==> flow/design.v <==
module PIEZO_reality_and_damedame(RESETN,CLK_1MHZ,A,T,SONG );
input RESETN,CLK_1MHZ,A,T;
output SONG;
reg SONG;
reg BUFF,BUFF2;
reg [10:0] freq,freq2;
reg [31:0] CNT_SOUND,CNT_SOUND2;
integer CLK_COUNT,CLK_COUNT2;
integer scale,scale2;
always @(*)
begin
if(A&&~T)
	SONG = BUFF;
else if(~A&&T)
	SONG = BUFF2;	
else 
	SONG =0;
end
always @( posedge CLK_1MHZ)
begin
	case(scale)
		-2: freq <= 0;
		-1: freq <= 0;
		0: freq <= 1012;	 
		1:	freq <= 1516;	  
		2:	freq <= 955;		  
		3: freq <= 1012;	  
		4: freq <= 1136;	  
		5: freq <= 1275;	  
		6: freq <= 1012;	  
		7: freq <= 0;	     
		8: freq <= 1607;	  
		9: freq <= 955;		  
		10: freq <= 1012;	  
		11: freq <= 1136;	  
		12: freq <= 1275;	  
		13: freq <= 1012;	  
		14: freq <= 675;	  
		15: freq <= 758;	  
		16: freq <= 1012;	  
		17: freq <= 0;	 	  
		18: freq <= 1516;	  
		19: freq <= 1351;	  
		20: freq <= 1275;	  
		21: freq <= 1012;	  
		22: freq <= 1136;	  
		23: freq <= 1204;	  
		24: freq <= 1136;	  
		25: freq <= 0;	  
		26: freq <= 1516;	  
		27: freq <= 758;	  
		28: freq <= 851;	  
		29: freq <= 902;	  
		30: freq <= 851;	  
		31: freq <= 0;	  
		32: freq <= 1275;	  
		33: freq <= 851;	  
		34: freq <= 955;	  
		35: freq <= 1012;	  
		36: freq <= 955;	  
		37: freq <= 1012;	  
		38: freq <= 1136;	  
		39: freq <= 0;	 	  
		40: freq <= 1012;	  
		41: freq <= 1516;	  
		42: freq <= 955;	  
		43: freq <= 1012;	  
		44: freq <= 1136;	  
		45: freq <= 1275;	  
		46: freq <= 1012;	  
		47: freq <= 0;	     
		48: freq <= 1607;	  
		49: freq <= 955;	 
		50: freq <= 1012;	  
		51: freq <= 1136;	  
		52: freq <= 1275;	  
		53: freq <= 1012;	  
		54: freq <= 675;	  
		55: freq <= 758;	  
		56: freq <= 1012;	  
		57: freq <= 0;	 	  
		58: freq <= 1516;	  
		59: freq <= 1351;	  
		60: freq <= 1275;	  
		61: freq <= 1012;	  
		62: freq <= 1136;	  
		63: freq <= 1204;	  
		64: freq <= 1136;	  
		65: freq <= 0;	  
		66: freq <= 1516;	  
		67: freq <= 758;	  
		68: freq <= 851;	  
		69: freq <= 902;	  
		70: freq <= 851;	  
		71: freq <= 0;	  
		72: freq <= 1275;	  
		73: freq <= 851;	  
		74: freq <= 955;	  
		75: freq <= 1012;	  
		76: freq <= 1136;	  
		77: freq <= 1275;	  
		78: freq <= 1275;	  
		79: freq <= 0;       
		default: freq <= 0;
	endcase
	case(scale2)
		-2: freq2 <= 0;
		-1: freq2 <= 0;	 
		0: freq2 <= 955;	  
		1: freq2 <= 851;	  
		2: freq2 <= 955;	  
		3: freq2 <= 758;	  
		4: freq2 <= 758;	  
		5: freq2 <= 758;	  
		6: freq2 <= 758;	  
		7: freq2 <= 758;	  
		8: freq2 <= 0;	  
		8: freq2 <= 0;	  
		9: freq2 <= 955;	  
		10: freq2 <= 955;	  
		11: freq2 <= 1012;	
		12: freq2 <= 1012;	
		13: freq2 <= 1012;	
		14: freq2 <= 1012;	
		15: freq2 <= 955;	 
		16: freq2 <= 955;	 
		17: freq2 <= 851;	 
		18: freq2 <= 851;	 
		19: freq2 <= 1136;	  
		20: freq2 <= 1275;	  
		21: freq2 <= 1275;	 
		22: freq2 <= 1275;	 
		23: freq2 <= 1275;	 
		24: freq2 <= 1275;	 
		25: freq2 <= 1275;	 
		26: freq2 <= 1275;	 
		27: freq2 <= 0;	  
		28: freq2 <= 0;	  
		29: freq2 <= 0;	  
		30: freq2 <= 0;	  
		31: freq2 <= 1275;	  
		32: freq2 <= 1431;	  
		33: freq2 <= 1516;	  
		34: freq2 <= 1431;	  
		35: freq2 <= 1431;	  
		36: freq2 <= 1431;	  
		37: freq2 <= 1431;	  
		38: freq2 <= 1431;	  
		39: freq2 <= 0;	  
		40: freq2 <= 0;	  
		41: freq2 <= 1136;	  
		42: freq2 <= 1136;	  
		43: freq2 <= 1012;	 
		44: freq2 <= 1012;	 
		45: freq2 <= 1012;	 
		46: freq2<= 1012;	 
		47: freq2<= 758;	  
		48: freq2 <= 758;	  
		49: freq2 <= 1012;	 
		50: freq2 <= 1012;	 
		51: freq2 <= 851;	 
		52:	freq2 <= 955;	 
		53:	freq2 <= 955;	 
		54:	freq2 <= 955;	 
		55:	freq2 <= 955;	 
		56:	freq2 <= 955;	 
		57:	freq2 <= 955;	 
		58:	freq2 <= 955;	 
		59:	freq2 <= 0;	  
		60:	freq2 <= 0;	  
		61:	freq2 <= 0;	  
		62:	freq2 <= 0;	  
		63:	freq2 <= 955;	 
		64:	freq2 <= 851;	 
		65:	freq2 <= 955;	 
		66:	freq2 <= 758;	  
		67:	freq2 <= 758;	  
		68:	freq2 <= 758;	  
		69:	freq2 <= 758;	  
		70:	freq2 <= 758;	  
		71:	freq2 <= 0;	  
		72:	freq2 <= 0;	  
		73:	freq2 <= 1136;	  
		74:	freq2 <= 1012;	 
		75:	freq2 <= 955;	 
		76:	freq2 <= 955;	 
		77:	freq2 <= 955;	 
		78:	freq2 <= 955;	 
		79:	freq2 <= 851;	 
		80:	freq2 <= 851;	 
		81:	freq2 <= 851;	 
		82:	freq2 <= 851;	 
		83:	freq2 <= 1275;	  
		84:	freq2 <= 1275;	  
		85:	freq2 <= 851;	 
		86:	freq2 <= 851;	 
		87:	freq2 <= 955;	 
		88:	freq2 <= 955;	 
		89:	freq2 <= 955;	 
		90:	freq2 <= 955;	 
		91:	freq2 <= 955;	 
		92:	freq2 <= 955;	 
		93:	freq2 <= 0;	  
		94:	freq2 <= 0;	  
		95:	freq2<= 0;	  
		96:	freq2<= 0;	  
		97:	freq2 <= 1516;	  
		98:	freq2 <= 1431;	  
		99:	freq2 <= 1275;	  
	100:	freq2 <= 1431;	  
	101:	freq2 <= 955;	 
	102:	freq2 <= 955;	 
	103:	freq2 <= 955;	 
	104:	freq2 <= 955;	 
	105:	freq2 <= 955;	 
	106:	freq2 <= 955;	 
	107:	freq2 <= 0;	  
	108:	freq2 <= 0;	  
	109:	freq2 <= 0;	  
	110:	freq2 <= 0;	  
	111:	freq2 <= 0;	  
	112:	freq2 <= 0;	  
	113:	freq2 <= 1516;	 
	114:	freq2<= 1431;	 
	115:	freq2 <= 1275;	  
	116:	freq2 <= 1431;	  
	117:	freq2 <= 851;	 
	118:	freq2 <= 851;	 
	119:	freq2 <= 851;	 
	120:	freq2 <= 851;	 
	121:	freq2 <= 851;	 
	122:	freq2 <= 851;	 
	123:	freq2 <= 0;	  
	124:	freq2 <= 0;	  
	125:	freq2 <= 0;	  
	126:	freq2 <= 0;	  
	127:	freq2 <= 851;	 
	128:	freq2 <= 955;	 
	129:	freq2 <= 1012;	 
	130:	freq2<= 955;	 
	default: freq <= 0;
	endcase		
end
always @(negedge RESETN or posedge CLK_1MHZ)
begin
	if(RESETN==1'b0)
		begin
				scale <= -2;
				BUFF <= 0;
				CNT_SOUND <= 0;
				CLK_COUNT <= 0;
		end
	else
		begin
			if(A)
				begin
					if( scale== -2 || scale == -1||
						 scale == 1|| scale == 2|| scale == 4|| scale == 5 || scale == 7 ||
						 scale == 8|| scale == 9|| scale == 11|| scale == 12|| scale == 15||
						 scale == 17|| scale == 18|| scale == 19|| scale == 20|| scale == 21||
						 scale ==23|| scale ==25|| scale == 26|| scale == 27|| scale == 29||
						 scale ==31|| scale ==32|| scale ==33|| scale ==35 || scale ==37 ||
						 scale ==41|| scale ==42|| scale == 44|| scale == 45|| scale == 47||
						 scale == 48|| scale == 49|| scale == 51|| scale == 52|| scale == 55||
						 scale ==57|| scale ==58|| scale == 59|| scale == 60|| scale == 61||
						 scale ==63|| scale ==65|| scale == 66|| scale == 67|| scale == 69||
						 scale ==71|| scale ==72|| scale == 73|| scale == 75 )
						 begin
								if( (CLK_COUNT < 300000) )         
									begin
										if(CNT_SOUND >= freq)   
											begin
												CNT_SOUND <= 0;   
												BUFF <= ~BUFF;					
												CLK_COUNT <= CLK_COUNT+1; 
											end				
										else   
											begin
												CNT_SOUND <=CNT_SOUND +1;  
												CLK_COUNT <= CLK_COUNT+1;
											end
									end						
								else  
									begin
										CLK_COUNT <= 0;	
										CNT_SOUND <= 0;	
										scale <= scale + 1;
									end
						end
					else if(scale == 3|| scale == 6|| scale ==10|| scale ==22 || scale ==24 ||
						 scale ==28|| scale ==30|| scale == 34|| scale == 39|| scale == 43||
						 scale == 46|| scale == 50|| scale == 62|| scale == 64|| scale == 68 ||scale == 70||
						 scale ==74|| scale ==77|| scale == 79)
							begin
								if( (CLK_COUNT < 600000) )         
									begin
										if(CNT_SOUND >= freq)   
											begin
												CNT_SOUND <= 0;   
												BUFF <= ~BUFF;					
												CLK_COUNT <= CLK_COUNT+1; 
											end				
										else   
											begin
												CNT_SOUND <=CNT_SOUND +1;  
												CLK_COUNT <= CLK_COUNT+1;
											end
									end						
								else  
									begin
										CLK_COUNT <= 0;	
										CNT_SOUND <= 0;
										scale <= scale + 1;
									end
							end	
					else if(scale == 0|| scale ==14|| scale ==36|| scale ==40 || scale ==54 ||
						 scale ==76)
						 begin
								if( (CLK_COUNT < 900000) )         
									begin
										if(CNT_SOUND >= freq)   
											begin
												CNT_SOUND <= 0;   
												BUFF <= ~BUFF;					
												CLK_COUNT <= CLK_COUNT+1; 
											end				
										else   
											begin
												CNT_SOUND <=CNT_SOUND +1;  
												CLK_COUNT <= CLK_COUNT+1;
											end
									end						
								else  
									begin
										CLK_COUNT <= 0;	
										CNT_SOUND <= 0;	
										scale <= scale + 1;
									end
							end
					else if(scale == 13|| scale ==16|| scale ==38|| scale ==53 || scale ==56 ||
						 scale ==78)
						 begin
								if( (CLK_COUNT < 1200000) )         
									begin
										if(CNT_SOUND >= freq)   
											begin
												CNT_SOUND <= 0;   
												BUFF <= ~BUFF;					
												CLK_COUNT <= CLK_COUNT+1; 
											end				
										else   
											begin
												CNT_SOUND <=CNT_SOUND +1;  
												CLK_COUNT <= CLK_COUNT+1;
											end
									end						
								else  
									begin
										CLK_COUNT <= 0;	
										CNT_SOUND <= 0;	
										scale <= scale + 1;
									end
						 end
					else       
						begin
							scale <= -2;
							BUFF  <= 0;
							CNT_SOUND <= 0;
							CLK_COUNT <= 0;
						end
				end
				else 
					begin
							scale <= -2;
							BUFF  <= 0;
							CNT_SOUND <= 0;
							CLK_COUNT <= 0;
					end
			end
end
always @(negedge RESETN or posedge CLK_1MHZ)
begin
	if(RESETN==1'b0)
		begin
				scale2<= -2;
				BUFF2 <= 0;
				CNT_SOUND2 <= 0;
				CLK_COUNT2 <= 0;
		end
	else
		begin	
			if(T)
				begin
					if(scale2 < 131) 
						begin
							if( (CLK_COUNT2 < 250000) )        
											begin
												if(CNT_SOUND2 >= freq2)   
													begin
														CNT_SOUND2 <= 0;   
														BUFF2 <= ~BUFF2;					
														CLK_COUNT2 <= CLK_COUNT2+1; 
													end				
												else   
													begin
														CNT_SOUND2 <=CNT_SOUND2 +1;  
														CLK_COUNT2 <= CLK_COUNT2+1;
													end
												end						
							else 
								begin
									CLK_COUNT2 <= 0;	
									CNT_SOUND2 <= 0;	
									scale2 <= scale2 + 1;
								end
						end
					else
						begin
							CLK_COUNT2 <= 0;	
							CNT_SOUND2 <= 0;	
							scale2 <= -2;
						end
				end
				else
					begin
						scale2<= -2;
						BUFF2 <= 0;
						CNT_SOUND2 <= 0;
						CLK_COUNT2 <= 0;
					end
	  end
end
endmodule
* Reports on PIEZO_reality_and_damedame
Tool output for the design above, in the order of the flow.
Line numbers count from 1 in the design file above.
Operators carry their Yosys type and port widths (W data, S select, Z words).
Library cell names are shortened.
A cell with -- has no value.
- Top :: PIEZO_reality_and_damedame
- Clock :: CLK_1MHZ
- Standard-cell library :: sky130hd
- Timing corner :: tt_025C_1v80

* Elaborated design
Yosys after proc, flatten, opt, wreduce and memory -nomap, before mapping. Memory bits, and registers merged into a memory's read port (data or address), are not among the register bits. Print and check cells are not counted.
- Output and inout port bits :: 1
- Bits in registers :: 216
- Input port bits :: 4
- Cells after elaboration :: 487
- Eq/ne operators :: 294
- Reduce/logical cells :: 109
- Order comparisons :: 8
- Add/sub/neg operators :: 6
- Bitwise operators :: 4
- Muxes and demuxes :: 56
** Operators with widths (count)
- $eq A32 B7 Y1 const B :: 109
- $eq A32 B6 Y1 const B :: 77
- $mux W32 :: 38
- $eq A32 B5 Y1 const B :: 37
- $eq A32 B4 Y1 const B :: 20
- $eq A32 B8 Y1 const B :: 19
- $eq A32 B3 Y1 const B :: 9
- $eq A32 B2 Y1 const B :: 6
- $reduce_or A133 Y1 :: 1
- $pmux W11 S12 :: 1
- $add A32 B2 Y32 const B :: 4
- $pmux W11 S9 :: 1
- $eq A32 B1 Y1 const B :: 3
- $logic_not A32 Y1 :: 3
- $logic_or A1 B1 Y1 :: 78
- $add A32 B1 Y32 const B :: 2
- $ge A32 B11 Y1 :: 2
- $lt A32 B21 Y1 const B :: 2
- $eq A32 B32 Y1 const B :: 2
- $reduce_or A12 Y1 :: 3
- $reduce_or A33 Y1 :: 1
- $lt A32 B19 Y1 const B :: 1
- $lt A32 B20 Y1 const B :: 1
- $lt A32 B22 Y1 const B :: 1
- $lt A32 B9 Y1 const B :: 1
- $reduce_or A10 Y1 :: 3
- $reduce_or A29 Y1 :: 1
- $reduce_or A18 Y1 :: 1
Other operator kinds: 21; their cells: 50.

* Depth
Depth = most cells in a row (Yosys ltp): at word level without a register or memory, in the mapped netlist without a sequential cell, where the memories' decode and read muxes count.
- Word-level depth :: 53
- ABC_AREA :: 1
- Gate-level depth with buffers :: 21
- Mapped depth without buffers :: 20

* Synthesis result
Source: synth_stat.txt of the flow (Yosys; design flattened, memories mapped). It holds for the ABC_AREA given above (unset counts as 0); a run with the other value may have another netlist.
** Cells by type
- dfrtp_1 :: count 132, total area 3.3E+03 sq um
- dfstp_2 :: count 62, total area 1.63E+03 sq um
- nor2_1 :: count 275, total area 1032.24 sq um
- nand2_1 :: count 271, total area 1.02E+03 sq um
- inv_1 :: count 208, total area 780.749 sq um
- nand3_1 :: count 126, total area 630.605 sq um
- ha_1 :: count 34, total area 425.408 sq um
- xor2_1 :: count 46, total area 402.886 sq um
- nand4_1 :: count 61, total area 381.616 sq um
- o21ai_0 :: count 68, total area 340.326 sq um
- edfxtp_1 :: count 11, total area 330.317 sq um
- nor3_1 :: count 57, total area 285.274 sq um
- a21oi_1 :: count 48, total area 240.23 sq um
- dfxtp_1 :: count 11, total area 220.211 sq um
- nor4_1 :: count 22, total area 137.632 sq um
- xnor2_1 :: count 14, total area 122.618 sq um
- inv_2 :: count 30, total area 112.608 sq um
- nand3_2 :: count 10, total area 100.096 sq um
Not listed: further types 34, cells in them 122.
- Mapped cells :: 1608
- Buffer cells :: 27
- Sequential part of the area :: 5482.8 sq um
- Flip-flops :: 216
- Mapped area :: 12360.6 sq um

* Worst setup path after synthesis
Path of least setup slack by OpenSTA after synthesis, without wires, with an ideal clock, recovery checks aside; 20% of the period is set as input and as output delay. Where synthesis merged equal registers, the netlist keeps one of their names.
- Path type :: input-to-output
- Start point :: input port A
- End point :: output port SONG
- Path buffers :: 1
- Stages on the path :: 2
- Slack :: 5.428 ns
- Delay of the path :: 0.572 ns
- Input delay :: 2.000 ns
- Data arrival time :: 2.572 ns
- Time at the first pin :: 2.000 ns
- Required time :: 8.000 ns
- Period :: 10.0 ns
- External output delay :: 2.000 ns
- Period reached after synthesis :: 4.572 ns
"delay of the path" is the arrival time less input delay plus setup time.
At an output port there is no setup time.
"stages on the path" counts driving pins, that of a launching flip-flop among them; a cell with two outputs on the path counts twice.
"period reached after synthesis" is the clock period less the worst setup slack; recovery checks do not enter. This is arithmetic on one report: input and output delays are still those of the set period (20% each).
Between the ends stands the longest chain of elaborated cells between them, by number of cells; it is not shown to be the way that was timed. Of several equally long chains one is given.
Each line given opens the expression or statement behind the cell; cells for indexed reads and writes are added by Yosys, which also makes memories of some case tables.
- Cell sequence :: clkbuf_1 > o31ai_1
- Cells in the longest elaborated chain :: 4
- Elaborated cells between the ends (all ways) :: 5
- RTL lines with such cells :: 2
- Those cells by class :: 2 x mux; 1 x logic; 2 x reduce/logical
** Ends and longest elaborated chain, post-synthesis
- start: declaration :: line 2 : input RESETN,CLK_1MHZ,A,T;
- $not A1 Y1 :: line 14 : else if(~A&&T)
- $logic_and A1 B1 Y1 :: line 14
- $mux W1 :: line 14
- $mux W1 :: line 12 : if(A&&~T)
- end: declaration :: line 3 : output SONG;

* Worst path after layout
Path of least setup slack in the final report of job 1 (OpenROAD, finished layout, wires in). Where an end is a register, its clock arrival counts in the times.
- Path type :: input-to-output
- Start point :: input port A
- End point :: output port SONG
- Path buffers :: 2
- External output delay :: 2.00 ns
- Data arrival time :: 3.77 ns
- Slack :: 4.23 ns
- Period :: 10.0 ns
- Stages on the path :: 4
- Input delay :: 2.00 ns
- Time at the first pin :: 2.00 ns
- Required time :: 8.00 ns
Between the ends stands the longest chain of elaborated cells between them, by number of cells; it is not shown to be the way that was timed. Of several equally long chains one is given.
- Cell sequence :: clkdlybuf4s50_1 > nand3_1 > o31ai_1 > clkdlybuf4s50_1
- Cells in the longest elaborated chain :: 4
- Elaborated cells between the ends (all ways) :: 5
- RTL lines with such cells :: 2
- Those cells by class :: 2 x mux; 1 x logic; 2 x reduce/logical
** Ends and longest elaborated chain, post-layout
- start: declaration :: line 2 : input RESETN,CLK_1MHZ,A,T;
- $not A1 Y1 :: line 14 : else if(~A&&T)
- $logic_and A1 B1 Y1 :: line 14
- $mux W1 :: line 14
- $mux W1 :: line 12 : if(A&&~T)
- end: declaration :: line 3 : output SONG;

Memo
Re: implementation data of PIEZO_reality_and_damedame

2 stored runs of PIEZO_reality_and_damedame in the flow (synthesis by Yosys, layout by OpenROAD, sky130hd cells), in arbitrary order. Constraints: input delay and output delay 20% of the set period each, output load 0.01 pF.
"achieved clock period" is the run's clock period less its worst setup slack. It is reckoned from that one timing run; input and output delays stay at 20% of the period that was set.
"critical setup path time" = time allowed to the worst setup path (clock period - input delay - output delay, where it has them) - its slack; a late launch clock adds to it, a late capture clock takes from it.
"power consumption" is the tool's figure for a default switching activity; nothing was simulated.

* Job 1
** Files
==> flow/run.sh <==
#!/bin/bash
# the make line also repeats the synthesis and layout settings of config.mk as NAME=value (left out here)
make -C /OpenROAD-flow-scripts/flow DESIGN_CONFIG=/design/flow/config.mk WORK_HOME=/design/flow/orfs CLKGATE_MAP_FILE= finish
==> flow/config.mk <==
export PLATFORM = sky130hd
export DESIGN_NAME = PIEZO_reality_and_damedame
export DESIGN_NICKNAME = PIEZO_reality_and_damedame
export VERILOG_FILES = /design/flow/design.v
export SDC_FILE = /design/flow/constraint.sdc
export NUM_CORES = 4
export LEC_CHECK = 0
export ABC_AREA = 1
export CAP_MARGIN = 20
export CORE_MARGIN = 7
export CORE_UTILIZATION = 66
export GPL_ROUTABILITY_DRIVEN = 0
export HOLD_SLACK_MARGIN = 0.19
export PLACE_DENSITY_LB_ADDON = 0.16
export SLEW_MARGIN = 5
==> flow/constraint.sdc <==
create_clock -name core_clock -period 10.0 [get_ports {CLK_1MHZ}]
set_input_delay 2.0000 -clock core_clock [delete_from_list [all_inputs] [get_ports {CLK_1MHZ}]]
set_output_delay 2.0000 -clock core_clock [all_outputs]
set_load 0.01 [all_outputs]
** Results
- Total die area :: 22755.7 sq um
- Utilization :: 74.5 %
- Power consumption :: 0.001835 W
- Critical setup path time :: 1.77 ns
- Worst setup path kind :: input-to-output
- Achieved clock period :: 5.773 ns
- Chip area after synthesis (Yosys) :: 12360.6 sq um
- Std-cell area (final layout) :: 13525.5 sq um
- Smallest hold slack :: 0.457 ns
- Worst setup slack after layout :: 4.227 ns

* Job 2
** Files
==> flow/run.sh <==
#!/bin/bash
# the make line also repeats the synthesis and layout settings of config.mk as NAME=value (left out here)
make -C /OpenROAD-flow-scripts/flow DESIGN_CONFIG=/design/flow/config.mk WORK_HOME=/design/flow/orfs CLKGATE_MAP_FILE= finish
==> flow/config.mk <==
export PLATFORM = sky130hd
export DESIGN_NAME = PIEZO_reality_and_damedame
export DESIGN_NICKNAME = PIEZO_reality_and_damedame
export VERILOG_FILES = /design/flow/design.v
export SDC_FILE = /design/flow/constraint.sdc
export NUM_CORES = 4
export LEC_CHECK = 0
export ABC_AREA = 1
export CAP_MARGIN = 30
export CORE_ASPECT_RATIO = 1.24
export CORE_MARGIN = 2
export CORE_UTILIZATION = 44
export CTS_CLUSTER_SIZE = 31
export HOLD_SLACK_MARGIN = -0.03
export SLEW_MARGIN = 15
==> flow/constraint.sdc <==
create_clock -name core_clock -period 8.73 [get_ports {CLK_1MHZ}]
set_input_delay 1.7460 -clock core_clock [delete_from_list [all_inputs] [get_ports {CLK_1MHZ}]]
set_output_delay 1.7460 -clock core_clock [all_outputs]
set_load 0.01 [all_outputs]
** Results
- Total die area :: 29456.7 sq um
- Utilization :: 49.4 %
- Power consumption :: 0.002111 W
- Critical setup path time :: 1.73 ns
- Worst setup path kind :: input-to-output
- Achieved clock period :: 5.218 ns
- Chip area after synthesis (Yosys) :: 12360.6 sq um
- Std-cell area (final layout) :: 13701.9 sq um
- Smallest hold slack :: 0.453 ns
- Worst setup slack after layout :: 3.512 ns
